==> flow/design.v <==
module CONV(
	input			clk,               
	input			reset,             
	output reg		busy,	            
	input			ready,	            
	output reg[11:0]	iaddr,            
	input signed[19:0]	idata,            
	output reg 	     cwr,              
	output reg[11:0] 	caddr_wr,         
	output reg[19:0] 	cdata_wr,         
	output reg	 crd,               
	output reg[11:0]	caddr_rd,         
	input	[19:0]		cdata_rd,         
	output reg[2:0] 	csel              
);
parameter signed bias = 40'h0013100000;    
parameter signed K0_0 = 20'h0A89E;         
parameter signed K0_1 = 20'h092D5;         
parameter signed K0_2 = 20'h06D43;         
parameter signed K0_3 = 20'h01004;         
parameter signed K0_4 = 20'hF8F71;         
parameter signed K0_5 = 20'hF6E54;         
parameter signed K0_6 = 20'hFA6D7;         
parameter signed K0_7 = 20'hFC834;         
parameter signed K0_8 = 20'hFAC19;         
parameter IDLE       = 3'd0;    
parameter READ_CONV  = 3'd1;    
parameter WRITE_L0   = 3'd2;    
parameter DELAY1     = 3'd3;    
parameter READ_L0    = 3'd4;    
parameter WRITE_L1   = 3'd5;    
parameter DELAY2     = 3'd6;    
parameter FINISH     = 3'd7;    
reg [5:0] x, y, L1_x, L1_y;             
reg [3:0] counter_kdata, counter_kaddr;   
reg [2:0] counter_layer1;	            
reg [2:0] current_state, next_state;    
reg signed [19:0] Kernel;               
reg signed [39:0] conv_sum;             
reg signed [19:0] idata_tmp;            
wire signed [39:0] data_conv;
wire signed [19:0] conv_result;
assign data_conv = Kernel * idata_tmp;              
assign conv_result[19:0] = conv_sum[35:16] + conv_sum[15];   
always@(*) begin
	case(counter_kdata)
		4'd1: Kernel = K0_0;
		4'd2: Kernel = K0_1;
		4'd3: Kernel = K0_2;
		4'd4: Kernel = K0_3;
		4'd5: Kernel = K0_4;
		4'd6: Kernel = K0_5;
		4'd7: Kernel = K0_6;
		4'd8: Kernel = K0_7;
		4'd9: Kernel = K0_8;
		default: Kernel = 0;
	endcase
end
always@(posedge clk or posedge reset) begin
	if(reset) 
		current_state <= IDLE;
	else 
		current_state <= next_state;
end
always @(*) begin
	case (current_state)
		IDLE:       next_state = (ready) ? READ_CONV : IDLE;
		READ_CONV:  next_state = (counter_kdata == 4'd10) ? WRITE_L0 : READ_CONV;  
		WRITE_L0:   next_state = DELAY1;
		DELAY1:     next_state = (x == 6'd0 && y == 6'd0) ? READ_L0 : READ_CONV;
		READ_L0:    next_state = (counter_layer1 == 3'd4) ? WRITE_L1 : READ_L0;
		WRITE_L1:   next_state = DELAY2;
		DELAY2:     next_state = (L1_x == 6'd0 && L1_y == 6'd0) ? FINISH : READ_L0;
		FINISH:     next_state = FINISH;
		default:    next_state = IDLE;
	endcase
end
always@(posedge clk or posedge reset) begin
	if(reset) begin 
		iaddr <= 12'd0;
	end else if(current_state == READ_CONV) begin 
		case(counter_kaddr)
			4'd0: iaddr <= (y-1)*64 + x-1;
			4'd1: iaddr <= (y-1)*64 + x;
			4'd2: iaddr <= (y-1)*64 + x+1;
			4'd3: iaddr <= y*64 + x-1;
			4'd4: iaddr <= y*64 + x;		 
			4'd5: iaddr <= y*64 + x+1;		
			4'd6: iaddr <= (y+1)*64 + x-1;
			4'd7: iaddr <= (y+1)*64 + x;
			4'd8: iaddr <= (y+1)*64 + x+1;
			default: iaddr <= iaddr;
		endcase
	end
end
always@(posedge clk or posedge reset) begin
	if(reset) 
		counter_kaddr <= 4'd0;
	else if(current_state == READ_CONV) 
		counter_kaddr <= counter_kaddr + 4'd1;
	else 
		counter_kaddr <= counter_kaddr;
end
always@(posedge clk or posedge reset) begin
	if(reset) 
		idata_tmp <= 0;
	else if(current_state == READ_CONV) begin
		case(counter_kdata)
			4'd0: idata_tmp <= (x == 0 || y == 0) ? 20'd0 : idata;
			4'd1: idata_tmp <= (y == 0) ? 20'd0 : idata;
			4'd2: idata_tmp <= (x == 63 || y == 0) ? 20'd0 : idata;
			4'd3: idata_tmp <= (x == 0) ? 20'd0 : idata;
			4'd4: idata_tmp <= idata;
			4'd5: idata_tmp <= (x == 63) ? 20'd0 : idata;
			4'd6: idata_tmp <= (x == 0 || y == 63) ? 20'd0 : idata;
			4'd7: idata_tmp <= (y == 63) ? 20'd0 : idata;
			4'd8: idata_tmp <= (x == 63 || y == 63) ? 20'd0 : idata;
			default: idata_tmp <= idata_tmp;
		endcase
	end 
end
always@(posedge clk or posedge reset) begin
	if(reset) 
		conv_sum <= 40'd0;
	else if(current_state == READ_CONV) begin
		if(counter_kdata == 0) 
			conv_sum <= 40'd0;
		else if(counter_kdata == 10)     
			conv_sum <= conv_sum + bias;
		else  
			conv_sum <= conv_sum + data_conv;  
	end
end
always@(posedge clk or posedge reset) begin
	if(reset) 
		busy <= 0;
	else if(ready) 
		busy <= 1; 
	else if(current_state == FINISH) 
		busy <= 0;
end
always@(posedge clk or posedge reset) begin
	if(reset) 
		cwr <= 1'd0;
	else if(current_state == WRITE_L0 || current_state == WRITE_L1)
		cwr <= 1'd1;
	else 
		cwr <= 1'd0;
end
always@(posedge clk or posedge reset) begin
	if(reset) 
		crd <= 1'd0;
	else if(current_state == READ_L0) 
		crd <= 1'd1;
	else 
		crd <= 1'd0;
end
always@(posedge clk or posedge reset) begin
	if(reset) 
		csel <= 3'b000;
	else if(current_state == WRITE_L0) 
		csel <= 3'b001;
	else if(current_state == WRITE_L1) 
		csel <= 3'b011;
	else if(current_state == READ_L0) 
		csel <= 3'b001;
	else 
		csel <= csel;
end
always@(posedge clk or posedge reset) begin
	if(reset) 
		caddr_rd <= 12'd0;
	else if(current_state == READ_L0) begin
		case(counter_layer1)
			3'd0: caddr_rd <= L1_y*64 + L1_x;
			3'd1: caddr_rd <= L1_y*64 + L1_x+1;
			3'd2: caddr_rd <= (L1_y+1)*64 + L1_x;
			3'd3: caddr_rd <= (L1_y+1)*64 + L1_x+1;
		endcase 
	end
end
always@(posedge clk or posedge reset) begin
	if(reset) 
		caddr_wr <= 0;
	else if(current_state == WRITE_L0)  
		caddr_wr <= y * 64 + x; 
	else if(current_state == WRITE_L1)  
		caddr_wr <= (L1_y/2) * 32 + (L1_x/2);  
end
reg signed [19:0] current_max;
always@(posedge clk or posedge reset) begin
	if(reset) begin
		cdata_wr <= 20'd0;
		current_max <= 20'd0; 
	end else begin
		case(current_state)
			WRITE_L0:  
				cdata_wr <= (conv_sum[39]) ? 20'd0 : conv_result;
			READ_L0: begin				
				if(counter_layer1 == 3'd1) begin	 
					current_max <= cdata_rd; 		 
				end else begin
					current_max <= (cdata_rd > current_max) ? cdata_rd : current_max;
				end
			end
			WRITE_L1: begin
				cdata_wr <= current_max;
				current_max <= 20'h00000;  
			end
			default: begin
			end
		endcase
	end
end
always@(posedge clk or posedge reset) begin
	if(reset) begin
		x <= 6'd0; 
		y <= 6'd0;
	end else if(current_state == WRITE_L0) begin
		if(x == 6'd63) begin  
			x <= 6'd0;
			y <= y + 6'd1;
		end else begin
			x <= x + 6'd1;
		end
	end
end
always@(posedge clk or posedge reset) begin
	if(reset) begin
		L1_x <= 6'd0; 
		L1_y <= 6'd0;
	end else if(current_state == WRITE_L1) begin
		if(L1_x == 6'd62) begin
			L1_x <= 0;
			L1_y <= L1_y + 2;
		end else begin
			L1_x <= L1_x + 2;
		end
	end
end
always@(posedge clk or posedge reset) begin
	if(reset) 
		counter_kdata <= 4'd0;
	else 
		counter_kdata <= counter_kaddr;
end
always@(posedge clk or posedge reset) begin
	if(reset) 
		counter_layer1 <= 0;
	else if(current_state == READ_L0) 
		counter_layer1 <= counter_layer1 + 3'd1;
	else 
		counter_layer1 <= 0;
end
endmodule
* Tool chain data of CONV *
Tool output for the design above, in the order of the flow.
Lines are those of the file above, counted from 1.
Operators carry their Yosys type and port widths (W data, S select, Z words).
Cell names lack the library's common part.
The mark n/a stands for no value.

inputs
  top module = CONV
  clock input = clk
  standard-cell library = sky130hd
  timing corner = tt_025C_1v80

* After elaboration *
Source: Yosys, flattened and elaborated, memories not mapped. Widths are those after wreduce. Registers that Yosys merges into a memory's read port (data or address) are not register bits. Print and check cells do not count.
Yosys's memory passes give these memory sizes; they may raise the number of words (mostly to a power of two), join words into wider ones and drop unused or constant bits.

storage and ports
  memory bits (read-only) = 320
  word width x clocked read ports = 0
  flip-flop bits (word level) = 180
  latch bits = 0
  memory cells = 1
  bits in writable memories = 0

operators by class
  multipliers = 1
  order comparisons = 1
  shifts and indexed selects = 0
  $add $sub $neg = 26
  muxes and demuxes = 36
  div/mod/pow operators = 0
  equality and inequality tests = 32
  reduce/logical cells = 28
  bitwise operators = 0

memory list
  name              words  width  rd ports  write ports  line  RTL
  (name not given)  16     20     1         0            46    case(counter_kdata)

operators with widths
  cell                      count
  $mul A20 B20 Y40          1
  $mux W20                  11
  $pmux W20 S9              1
  $pmux W12 S9              1
  $pmux W20 S2              2
  $mux W40                  2
  $add A12 B1 Y12 const B   5
  $add A12 B6 Y12           5
  $pmux W12 S4              1
  $add A40 B29 Y40 const B  1
  $add A40 B40 Y40          1
  $sub A12 B1 Y12 const B   3
  $eq A4 B3 Y1 const B      8
  $add A6 B1 Y6 const B     4
  $logic_not A6 Y1          4
  $pmux W3 S8               1
  $mux W12                  2
  $add A20 B1 Y20           1
  $gt A20 B20 Y1            1
  $eq A6 B6 Y1 const B      3
  $reduce_bool A9 Y1        2
  $eq A4 B2 Y1 const B      4
  $eq A3 B3 Y1 const B      5
  $mux W3                   5
  $reduce_and A2 Y1         6
  $eq A3 B2 Y1 const B      4
  $eq A4 B4 Y1 const B      3
  $add A6 B2 Y6 const B     2

Not listed: further kinds 17, cells in them 35.

* Longest topological paths *
Depth = most cells in a row (Yosys ltp): at word level without a register or memory, in the mapped netlist without a sequential cell, where the memories' decode and read muxes count.

logic depth
  depth in word-level cells = 4
  ABC_AREA = 0
  gate-level depth with buffers = 33

* After synthesis *
Yosys stat after the flow's synthesis: flattened, memories mapped to cells. It holds for the ABC_AREA given above (unset counts as 0); a run with the other value may have another netlist.
The area totals of this step are shown rounded.

synthesis totals
  cell count = 2857
  area of sequential cells = 4560 um^2
  chip area (Yosys) = 25900 um^2
  buffer cells = 149
  flip-flop cells = 182

cell types
  type      count  area in all (um^2)
  fa_1      435    8.71E+03
  dfrtp_1   181    4.53E+03
  inv_1     656    2.46E+03
  ha_1      175    2189.6
  nand2_1   320    1.2E+03
  and2_1    147    919.632
  xnor2_1   66     578.054
  o21ai_0   109    545.523
  clkbuf_1  137    514.243
  a21oi_1   88     440.422
  a22o_1    46     402.886
  nor2_1    89     334.07
  a221oi_1  31     271.51
  xor2_1    31     271.51
  mux2i_1   20     200.192
  nand3_1   37     185.178
  mux2_2    13     146.39
  a21o_1    19     142.637

Other cell types: 58; their cells: 257.

* Worst setup path after synthesis *
Path of least setup slack by OpenSTA after synthesis, without wires, with an ideal clock, recovery checks aside; 20% of the period is set as input and as output delay. Where synthesis merged equal registers, the netlist keeps one of their names.

path after synthesis
  kind = register to register
  from = register counter_kdata[0]
  to = register conv_sum[36]
  period = 8.0 ns
  slack = -0.312 ns
  delay of the path = 8.312 ns
  arrival = 8.172 ns
  launch time at the first pin = 0.000 ns
  driving pins on the path = 30
  path buffers = 1
  data required time = 7.860 ns
  library setup time = 0.140 ns
  synthesis period reached = 8.312 ns

"delay of the path" is the arrival time less input delay plus setup time.
"driving pins on the path": output pins that drive a net of the path, with the launching flip-flop's if there is one; two outputs of one cell count as two.
"synthesis period reached" is the clock period less the worst setup slack; recovery checks do not enter. This is arithmetic on one report: input and output delays are still those of the set period (20% each).
Between the ends stands the longest chain of elaborated cells between them, by number of cells; it is not shown to be the way that was timed. Of several equally long chains one is given.
Each line given opens the expression or statement behind the cell; cells for indexed reads and writes are added by Yosys, which also makes memories of some case tables.
A memory read counts as a cell of the chain, while the word-level depth stops at memories.
A register here has more assigning lines than the two given.

between the ends, after synthesis
  path through = dfrtp_1 -> inv_1 -> ha_1 -> inv_1 -> nand2_1 -> o21ai_0 -> clkbuf_1 -> nand2_1 -> fa_1 -> inv_1 -> fa_1 -> inv_1 -> fa_1 -> inv_1 -> fa_1 -> fa_1 -> fa_1 -> inv_1 -> fa_1 -> inv_1 -> ha_1 -> a21o_1 -> a221o_1 -> a21o_1 -> a311oi_2 -> a31oi_4 -> o41ai_4 -> o21bai_2 -> xnor2_1 -> o221ai_1
  cells in the longest elaborated chain = 5
  elaborated cells on any way between the ends = 7

RTL lines, path after synthesis
  item              line  RTL
  from (decl)       35    reg [3:0] counter_kdata, counter_kaddr;
  from (assign)     243   counter_kdata <= 4'd0;
  from (assign)     245   counter_kdata <= counter_kaddr;
  $mem_v2 Z16 W20   46    case(counter_kdata)
  $mul A20 B20 Y40  43    assign data_conv = Kernel * idata_tmp;
  $add A40 B40 Y40  131   conv_sum <= conv_sum + data_conv;
  $mux W40          128   else if(counter_kdata == 10)
  $mux W40          126   if(counter_kdata == 0)
  to (assign)       129   conv_sum <= conv_sum + bias;
  to (assign)       131
  to (decl)         39    reg signed [39:0] conv_sum;

* Worst path after layout *
Path of least setup slack in the final report of job 1 (OpenROAD, finished layout, wires in). Where an end is a register, its clock arrival counts in the times.

path after layout
  kind = register to register
  from = register counter_kdata[0]
  to = register conv_sum[36]
  launch time at the first pin = 0.49 ns
  arrival = 8.13 ns
  period = 7.83 ns
  slack = 0.04 ns
  driving pins on the path = 29
  data required time = 8.17 ns
  path buffers = 3
  library setup time = 0.15 ns

Between the ends stands the longest chain of elaborated cells between them, by number of cells; it is not shown to be the way that was timed. Of several equally long chains one is given.
A memory read counts as a cell of the chain, while the word-level depth stops at memories.
A register here has more assigning lines than the two given.

between the ends, after layout
  path through = dfrtp_2 -> inv_4 -> buf_4 -> nor2_1 -> a21oi_1 -> nor2_1 -> buf_6 -> nand2_1 -> fa_1 -> fa_1 -> inv_1 -> fa_1 -> fa_1 -> fa_1 -> fa_1 -> inv_2 -> fa_1 -> inv_2 -> ha_4 -> a21o_1 -> a221o_1 -> a21o_1 -> a311oi_4 -> a31oi_4 -> o41ai_4 -> buf_4 -> o21bai_2 -> xnor2_1 -> o221ai_1
  cells in the longest elaborated chain = 5
  elaborated cells on any way between the ends = 7

RTL lines, path after layout
  item              line  RTL
  from (decl)       35    reg [3:0] counter_kdata, counter_kaddr;
  from (assign)     243   counter_kdata <= 4'd0;
  from (assign)     245   counter_kdata <= counter_kaddr;
  $mem_v2 Z16 W20   46    case(counter_kdata)
  $mul A20 B20 Y40  43    assign data_conv = Kernel * idata_tmp;
  $add A40 B40 Y40  131   conv_sum <= conv_sum + data_conv;
  $mux W40          128   else if(counter_kdata == 10)
  $mux W40          126   if(counter_kdata == 0)
  to (assign)       129   conv_sum <= conv_sum + bias;
  to (assign)       131
  to (decl)         39    reg signed [39:0] conv_sum;

FLOW RESULTS
============

Top module CONV; platform sky130hd; tools Yosys and OpenROAD; 2 stored runs in no particular order. Input and output delays are each 20% of the period that was set; the output load is 0.01 pF.
"achieved clock period" means the clock period less the worst setup slack. The figure is calculated, with input and output delays left at 20% of the set period.
"worst setup path time" = time allowed to the worst setup path (clock period - input delay - output delay, where it has them) - its slack; a late launch clock adds to it, a late capture clock takes from it.
The measured numbers are rounded.

Job 1
==> flow/run.sh <==
#!/bin/bash
# the make line also repeats the synthesis and layout settings of config.mk as NAME=value (left out here)
make -C /OpenROAD-flow-scripts/flow DESIGN_CONFIG=/design/flow/config.mk WORK_HOME=/design/flow/orfs CLKGATE_MAP_FILE= finish
==> flow/config.mk <==
export PLATFORM = sky130hd
export DESIGN_NAME = CONV
export DESIGN_NICKNAME = CONV
export VERILOG_FILES = /design/flow/design.v
export SDC_FILE = /design/flow/constraint.sdc
export NUM_CORES = 4
export LEC_CHECK = 0
export CAP_MARGIN = 20
export CORE_MARGIN = 2
export CORE_UTILIZATION = 40
export SETUP_SLACK_MARGIN = 2.0
export SLEW_MARGIN = 20
==> flow/constraint.sdc <==
create_clock -name core_clock -period 7.83 [get_ports {clk}]
set_input_delay 1.5660 -clock core_clock [delete_from_list [all_inputs] [get_ports {clk}]]
set_output_delay 1.5660 -clock core_clock [all_outputs]
set_load 0.01 [all_outputs]

==> results of job 1 <==
chip area after synthesis (Yosys): 25900 um^2
die area: 66800 um^2
standard-cell area of the final layout: 31000 um^2
worst setup slack after layout: 0.039 ns
worst hold slack: 0.476 ns
achieved clock period: 7.791 ns
worst setup path time: 7.79 ns
worst setup path kind: register to register

Job 2
==> flow/run.sh <==
#!/bin/bash
# the make line also repeats the synthesis and layout settings of config.mk as NAME=value (left out here)
make -C /OpenROAD-flow-scripts/flow DESIGN_CONFIG=/design/flow/config.mk WORK_HOME=/design/flow/orfs CLKGATE_MAP_FILE= finish
==> flow/config.mk <==
export PLATFORM = sky130hd
export DESIGN_NAME = CONV
export DESIGN_NICKNAME = CONV
export VERILOG_FILES = /design/flow/design.v
export SDC_FILE = /design/flow/constraint.sdc
export NUM_CORES = 4
export LEC_CHECK = 0
export CAP_MARGIN = 40
export CORE_ASPECT_RATIO = 0.9
export CORE_MARGIN = 8
export CORE_UTILIZATION = 51
export CTS_CLUSTER_DIAMETER = 241
export CTS_CLUSTER_SIZE = 99
export GPL_ROUTABILITY_DRIVEN = 0
export GPL_TIMING_DRIVEN = 1
export MAX_ROUTING_LAYER = met5
export MIN_ROUTING_LAYER = met2
export PLACE_DENSITY = 0.51
export SETUP_SLACK_MARGIN = 2.16
export SLEW_MARGIN = 30
export TNS_END_PERCENT = 5
==> flow/constraint.sdc <==
create_clock -name core_clock -period 8.63 [get_ports {clk}]
set_input_delay 1.7260 -clock core_clock [delete_from_list [all_inputs] [get_ports {clk}]]
set_output_delay 1.7260 -clock core_clock [all_outputs]
set_load 0.01 [all_outputs]

==> results of job 2 <==
chip area after synthesis (Yosys): 25900 um^2
die area: 58300 um^2
standard-cell area of the final layout: 29600 um^2
worst setup slack after layout: 0.839 ns
worst hold slack: 0.478 ns
achieved clock period: 7.791 ns
worst setup path time: 7.79 ns
worst setup path kind: register to register
